==> flow/design.v <==
module apb_slave (
  input  logic        PCLK,
  input  logic        PRESETn,
  input  logic [31:0] PADDR,
  input  logic        PSEL,
  input  logic        PENABLE,
  input  logic        PWRITE,
  input  logic [31:0] PWDATA,
  output logic [31:0] PRDATA,
  output logic        PREADY,
  output logic        PSLVERR
);
  logic [15:0] [31:0] registers;
  logic [3:0] addr_index;
  logic       addr_valid;
  assign addr_index = PADDR[5:2];
  assign addr_valid = (PADDR[31:6] == 0);
  typedef enum logic [1:0] {
    IDLE,
    SETUP,
    ACCESS
  } apb_state_t;
  apb_state_t current_state, next_state;
  always_ff @(posedge PCLK or negedge PRESETn) begin
    if (!PRESETn) begin
      current_state <= IDLE;
    end else begin
      current_state <= next_state;
    end
  end
  always_comb begin
    case (current_state)
      IDLE: begin
        if (PSEL && !PENABLE)
          next_state = SETUP;
        else
          next_state = IDLE;
      end
      SETUP: begin
        if (PSEL && PENABLE)
          next_state = ACCESS;
        else
          next_state = IDLE;
      end
      ACCESS: begin
        if (PSEL && !PENABLE)
          next_state = SETUP;
        else
          next_state = IDLE;
      end
      default:
        next_state = IDLE;
    endcase
  end
  always_ff @(posedge PCLK or negedge PRESETn) begin
    if (!PRESETn) begin
      for (int i = 0; i < 16; i++)
        registers[i] <= 32'h0;
      PRDATA <= 32'h0;
      PREADY <= 1'b1;   
      PSLVERR <= 1'b0;  
    end
    else begin
      PREADY <= (next_state != SETUP);
      PSLVERR <= 1'b0;
      if (current_state == SETUP && PSEL && PENABLE) begin
        if (!addr_valid) begin
          PSLVERR <= 1'b1;
        end
        else if (!PWRITE) begin
          PRDATA <= registers[addr_index];
        end
      end
      if (current_state == ACCESS && PSEL && PENABLE && addr_valid && PWRITE) begin
        registers[addr_index] <= PWDATA;
      end
    end
  end
endmodule
Step by step through the tools: apb_slave
Each step is given for the RTL above and for the edited RTL.
Lines under "before" count in the file above, lines under "after" in the edited file.
"difference" is "after" less "before", of the values as shown; "rel. change" is that difference over "before", in percent.
Operators: Yosys type, input widths -> output width; for muxes data width and select width s.
Cell names lack the library's common part.
Not given: -
Design
  top module: apb_slave
  clock port: PCLK
  standard-cell library: sky130hd
  timing corner: tt_025C_1v80

The edit
The edit as a unified diff against the file above.
A script made this edit. It changes what the design does and was not meant as an optimisation.
begin of diff
@@ -7,8 +7,10 @@
   input  logic        PWRITE,
   input  logic [31:0] PWDATA,
-  output logic [31:0] PRDATA,
+  output logic [31:0] PRDATA_ext,
   output logic        PREADY,
   output logic        PSLVERR
 );
+  logic [31:0] PRDATA;
+  always_ff @(posedge PCLK) PRDATA_ext <= PRDATA;
   logic [15:0] [31:0] registers;
   logic [3:0] addr_index;
end of diff

Word-level counts
Source: Yosys, flattened and elaborated, memories not mapped. Widths are those after wreduce. Registers that Yosys merges into a memory's read port (data or address) are not register bits. Print and check cells do not count. Equal cells are merged and count once.
Storage and ports
  ROM bits: before 0, after 0, difference 0
  output and inout bits: before 34, after 34, difference 0, rel. change 0.00%
  register bits: before 548, after 580, difference +32, rel. change +5.84%
  latch bits: before 0, after 0, difference 0
  bits of input ports: before 69, after 69, difference 0, rel. change 0.00%
  elaborated cells: before 34, after 35, difference +1, rel. change +2.94%
  clocked read ports x word width: before 0, after 0, difference 0
  memories: before 0, after 0, difference 0
  memory bits (writable): before 0, after 0, difference 0
Operators by class
  equality and inequality tests: before 3, after 3, difference 0, rel. change 0.00%
  multipliers: before 0, after 0, difference 0
  order comparisons: before 0, after 0, difference 0
  reduce/logical cells: before 13, after 13, difference 0, rel. change 0.00%
  shift operators: before 3, after 3, difference 0, rel. change 0.00%
  add/sub/neg operators: before 1, after 1, difference 0, rel. change 0.00%
  divide/modulo/power cells: before 0, after 0, difference 0
  multiplexer cells: before 5, after 5, difference 0, rel. change 0.00%
  bitwise gates (word level): before 4, after 4, difference 0, rel. change 0.00%
Operator kinds equal on both sides are left out: 20.

Longest topological paths
Yosys ltp: most cells in a row. Word level: on the elaborated netlist, between registers, memories and ports. Mapped: between sequential cells and ports; inverters and the memories' decode and read muxes count.
Depth
  depth in word-level cells: before 5, after 5, difference 0, rel. change 0.00%
  ABC_AREA: before 0, after 0
  gate-level depth with buffers: before 12, after 10, difference -2, rel. change -16.67%
  mapped depth without buffers: before 7, after 6, difference -1, rel. change -14.29%

Netlist
Yosys stat after the flow's synthesis: flattened, memories mapped to cells. It holds for the ABC_AREA given above (unset counts as 0); a run with the other value may have another netlist.
Synthesis totals
  buffers: before 131, after 130, difference -1, rel. change -0.76%
  flip-flops: before 549, after 581, difference +32, rel. change +5.83%
  sequential area (um^2): before 13740.7, after 14381.3, difference +640.6, rel. change +4.66%
  mapped area (um^2): before 24504.8, after 25236.7, difference +731.9, rel. change +2.99%
  cell count: before 1518, after 1548, difference +30, rel. change +1.98%
Cell types
  mux2_1: before 66, after 258, difference +192, rel. change +290.91%
  mux2_2: before 464, after 286, difference -178, rel. change -38.36%
  dfxtp_1: before 0, after 32, difference +32
  buf_4: before 1, after 25, difference +24, rel. change +2400.00%
  buf_2: before 21, after 40, difference +19, rel. change +90.48%
  buf_1: before 21, after 4, difference -17, rel. change -80.95%
  buf_6: before 17, after 0, difference -17, rel. change -100.00%
  mux2_4: before 14, after 0, difference -14, rel. change -100.00%
  clkbuf_1: before 71, after 61, difference -10, rel. change -14.08%
  nor4_4: before 1, after 9, difference +8, rel. change +800.00%
  nor4_2: before 0, after 8, difference +8
  nor2_1: before 11, after 6, difference -5, rel. change -45.45%
  nand2_1: before 39, after 35, difference -4, rel. change -10.26%
  nand2_4: before 4, after 0, difference -4, rel. change -100.00%
  nor2b_1: before 1, after 5, difference +4, rel. change +400.00%
  nor4_1: before 8, after 6, difference -2, rel. change -25.00%
  nand3_1: before 4, after 2, difference -2, rel. change -50.00%
  nand4_1: before 4, after 2, difference -2, rel. change -50.00%
Cell types equal on both sides are left out: 10.
Not every row of either side is listed.

Worst setup path after synthesis
OpenSTA on the mapped netlist: ideal clock, no wires. The path of least setup slack (recovery checks aside). Input and output delay are each 20% of the period. Register names are those of the netlist, which keeps one name where synthesis merged equal registers.
Timing post-synthesis
  kind: before input to register, after input to register
  start: before in PADDR[2], after in PADDR[2]
  end: before reg registers, after reg registers
  setup time (ns): before 0.125, after 0.125, difference 0.000
  period (ns): before 5.0, after 5.0, difference 0.0, rel. change 0.00%
  buffers on the path: before 4, after 4, difference 0, rel. change 0.00%
  path delay (ns): before 2.882, after 2.737, difference -0.145, rel. change -5.03%
  setup slack (ns): before 1.118, after 1.263, difference +0.145
  external input delay (ns): before 1.000, after 1.000, difference 0.000, rel. change 0.00%
  required time (ns): before 4.875, after 4.875, difference 0.000, rel. change 0.00%
  stages on the path: before 10, after 10, difference 0, rel. change 0.00%
  launch time at the first pin (ns): before 1.000, after 1.000, difference 0.000, rel. change 0.00%
  arrival (ns): before 3.757, after 3.612, difference -0.145, rel. change -3.86%
  synthesis period reached (ns): before 3.882, after 3.737, difference -0.145, rel. change -3.74%
"path delay" = arrival - input delay + setup time.
"stages on the path": output pins that drive a net of the path, with the launching flip-flop's if there is one; two outputs of one cell count as two.
"synthesis period reached" = period - worst setup slack (recovery checks aside). The figure is calculated, with input and output delays left at 20% of the set period.
An end named without its bit number is one bit of that signal or, where synthesis recoded a state register, one of its new flip-flops.
The rows between start and end are the longest chain of elaborated cells between them; the timing report does not say that the signal goes this way. Where chains are equally long, one stands for them.
A line is the first line of the expression or statement that the cell stems from. Yosys adds cells for indexed reads and writes and turns some case tables into memories.
Between the ends, post-synthesis, before
  cell sequence: buf_2 -> clkbuf_1 -> buf_1 -> nor3_1 -> ha_1 -> or4b_4 -> nor4_4 -> nand2_4 -> buf_6 -> mux2_4
  cells in the longest elaborated chain: 5
  elaborated cells between the ends (all ways): 6
  source lines of those cells: 1
  those cells by class: add/sub (1); shift (2); logic (3)
Ends and longest elaborated chain, post-synthesis, before
  start: declaration: line 4  | input  logic [31:0] PADDR,
  $neg 9->33: line 75  | registers[addr_index] <= PWDATA;
  $shift 32x33->512: line 75
  $not 512->512: line 75
  $and 512x512->512: line 75
  $or 512x512->512: line 75
  end: assignment: line 75
  end: declaration: line 13  | logic [15:0] [31:0] registers;
Between the ends, post-synthesis, after
  cell sequence: clkbuf_1 -> buf_2 -> buf_2 -> inv_1 -> ha_1 -> or3b_1 -> nand4_1 -> nor4_2 -> buf_2 -> mux2_2
  cells in the longest elaborated chain: 5
  elaborated cells between the ends (all ways): 6
  source lines of those cells: 1
  those cells by class: add/sub (1); shift (2); logic (3)
Ends and longest elaborated chain, post-synthesis, after
  start: declaration: line 4  | input  logic [31:0] PADDR,
  $neg 9->33: line 77  | registers[addr_index] <= PWDATA;
  $shift 32x33->512: line 77
  $not 512->512: line 77
  $and 512x512->512: line 77
  $or 512x512->512: line 77
  end: assignment: line 77
  end: declaration: line 15  | logic [15:0] [31:0] registers;

Path in the finished layout
Path of least setup slack in the final report of each run of pair A (OpenROAD, finished layout, wires in). Where an end is a register, its clock arrival counts in the times.
Timing after layout
  kind: before input to register, after input to register
  start: before in PADDR[4], after in PADDR[4]
  end: before reg registers, after reg registers
  required time (ns): before 5.49, after 5.50, difference +0.01, rel. change +0.18%
  setup time (ns): before 0.12, after 0.11, difference -0.01
  stages on the path: before 7, after 8, difference +1, rel. change +14.29%
  launch time at the first pin (ns): before 1.00, after 1.00, difference 0.00, rel. change 0.00%
  external input delay (ns): before 1.00, after 1.00, difference 0.00, rel. change 0.00%
  setup slack (ns): before 1.25, after 1.47, difference +0.22
  arrival (ns): before 4.24, after 4.03, difference -0.21, rel. change -4.95%
  period (ns): before 5.0, after 5.0, difference 0.0, rel. change 0.00%
  buffers on the path: before 1, after 2, difference +1, rel. change +100.00%
An end named without its bit number is one bit of that signal or, where synthesis recoded a state register, one of its new flip-flops.
The rows between start and end are the longest chain of elaborated cells between them; the timing report does not say that the signal goes this way. Where chains are equally long, one stands for them.
Between the ends, after layout, before
  cell sequence: clkdlybuf4s50_1 -> nor3_1 -> ha_1 -> or4b_4 -> nor4_4 -> nand2_4 -> mux2_1
  cells in the longest elaborated chain: 5
  elaborated cells between the ends (all ways): 6
  source lines of those cells: 1
  those cells by class: add/sub (1); shift (2); logic (3)
Ends and longest elaborated chain, after layout, before
  start: declaration: line 4  | input  logic [31:0] PADDR,
  $neg 9->33: line 75  | registers[addr_index] <= PWDATA;
  $shift 32x33->512: line 75
  $not 512->512: line 75
  $and 512x512->512: line 75
  $or 512x512->512: line 75
  end: assignment: line 75
  end: declaration: line 13  | logic [15:0] [31:0] registers;
Between the ends, after layout, after
  cell sequence: clkdlybuf4s50_1 -> nor3_1 -> ha_1 -> nor2_1 -> o2111ai_1 -> nor4_4 -> buf_4 -> mux2_2
  cells in the longest elaborated chain: 5
  elaborated cells between the ends (all ways): 6
  source lines of those cells: 1
  those cells by class: add/sub (1); shift (2); logic (3)
Ends and longest elaborated chain, after layout, after
  start: declaration: line 4  | input  logic [31:0] PADDR,
  $neg 9->33: line 77  | registers[addr_index] <= PWDATA;
  $shift 32x33->512: line 77
  $not 512->512: line 77
  $and 512x512->512: line 77
  $or 512x512->512: line 77
  end: assignment: line 77
  end: declaration: line 15  | logic [15:0] [31:0] registers;

Flow runs
Runs of the flow (Yosys, OpenROAD) on both versions; the two runs of a pair have the same settings. The constraints put input and output delay at 20% of the set period each and load the outputs with 0.01 pF.
Flow settings, pair A
  CORE_UTILIZATION: 40
  period_ns: 5.0
  CAP_MARGIN: 20
  CORE_MARGIN: 2
  SLEW_MARGIN: 20
Final reports, pair A
  post-route utilization: before 0.471, after 0.467, difference -0.004
  setup slack of the worst path (ns): before 1.253, after 1.473, difference +0.220
  total power of the final layout (uW): before 9573, after 9659, difference +86, rel. change +0.90%
  die size (um^2): before 63257.3, after 65116.8, difference +1859.5, rel. change +2.94%
  synthesized cell area (um^2): before 24504.8, after 25236.7, difference +731.9, rel. change +2.99%
  total negative slack on setup checks (ns): before 0.000, after 0.000, difference 0.000
  standard-cell area after routing (um^2): before 28506.1, after 29324.4, difference +818.3, rel. change +2.87%
Flow settings, pair B
  CAP_MARGIN: 10
  CELL_PAD_IN_SITES_DETAIL_PLACEMENT: 1
  CELL_PAD_IN_SITES_GLOBAL_PLACEMENT: 0
  CORE_ASPECT_RATIO: 0.8
  CORE_MARGIN: 10
  CORE_UTILIZATION: 16
  CTS_CLUSTER_SIZE: 63
  GPL_ROUTABILITY_DRIVEN: 0
  MIN_ROUTING_LAYER: met1
  PLACE_DENSITY_LB_ADDON: 0.21
  TNS_END_PERCENT: 10
  period_ns: 6.76
  SLEW_MARGIN: 20
Final reports, pair B
  post-route utilization: before 0.195, after 0.199, difference +0.004
  setup slack of the worst path (ns): before 2.440, after 2.108, difference -0.332
  total power of the final layout (uW): before 6733, after 7632, difference +899, rel. change +13.35%
  die size (um^2): before 169306.0, after 174113.0, difference +4807.0, rel. change +2.84%
  smallest hold slack (ns): before 0.488, after 0.368, difference -0.120
  synthesized cell area (um^2): before 24504.8, after 25236.7, difference +731.9, rel. change +2.99%
  total negative slack on setup checks (ns): before 0.000, after 0.000, difference 0.000
  standard-cell area after routing (um^2): before 29623.4, after 31196.2, difference +1572.8, rel. change +5.31%
"total power of the final layout": no workload was simulated; the value follows from the tool's default switching activity.
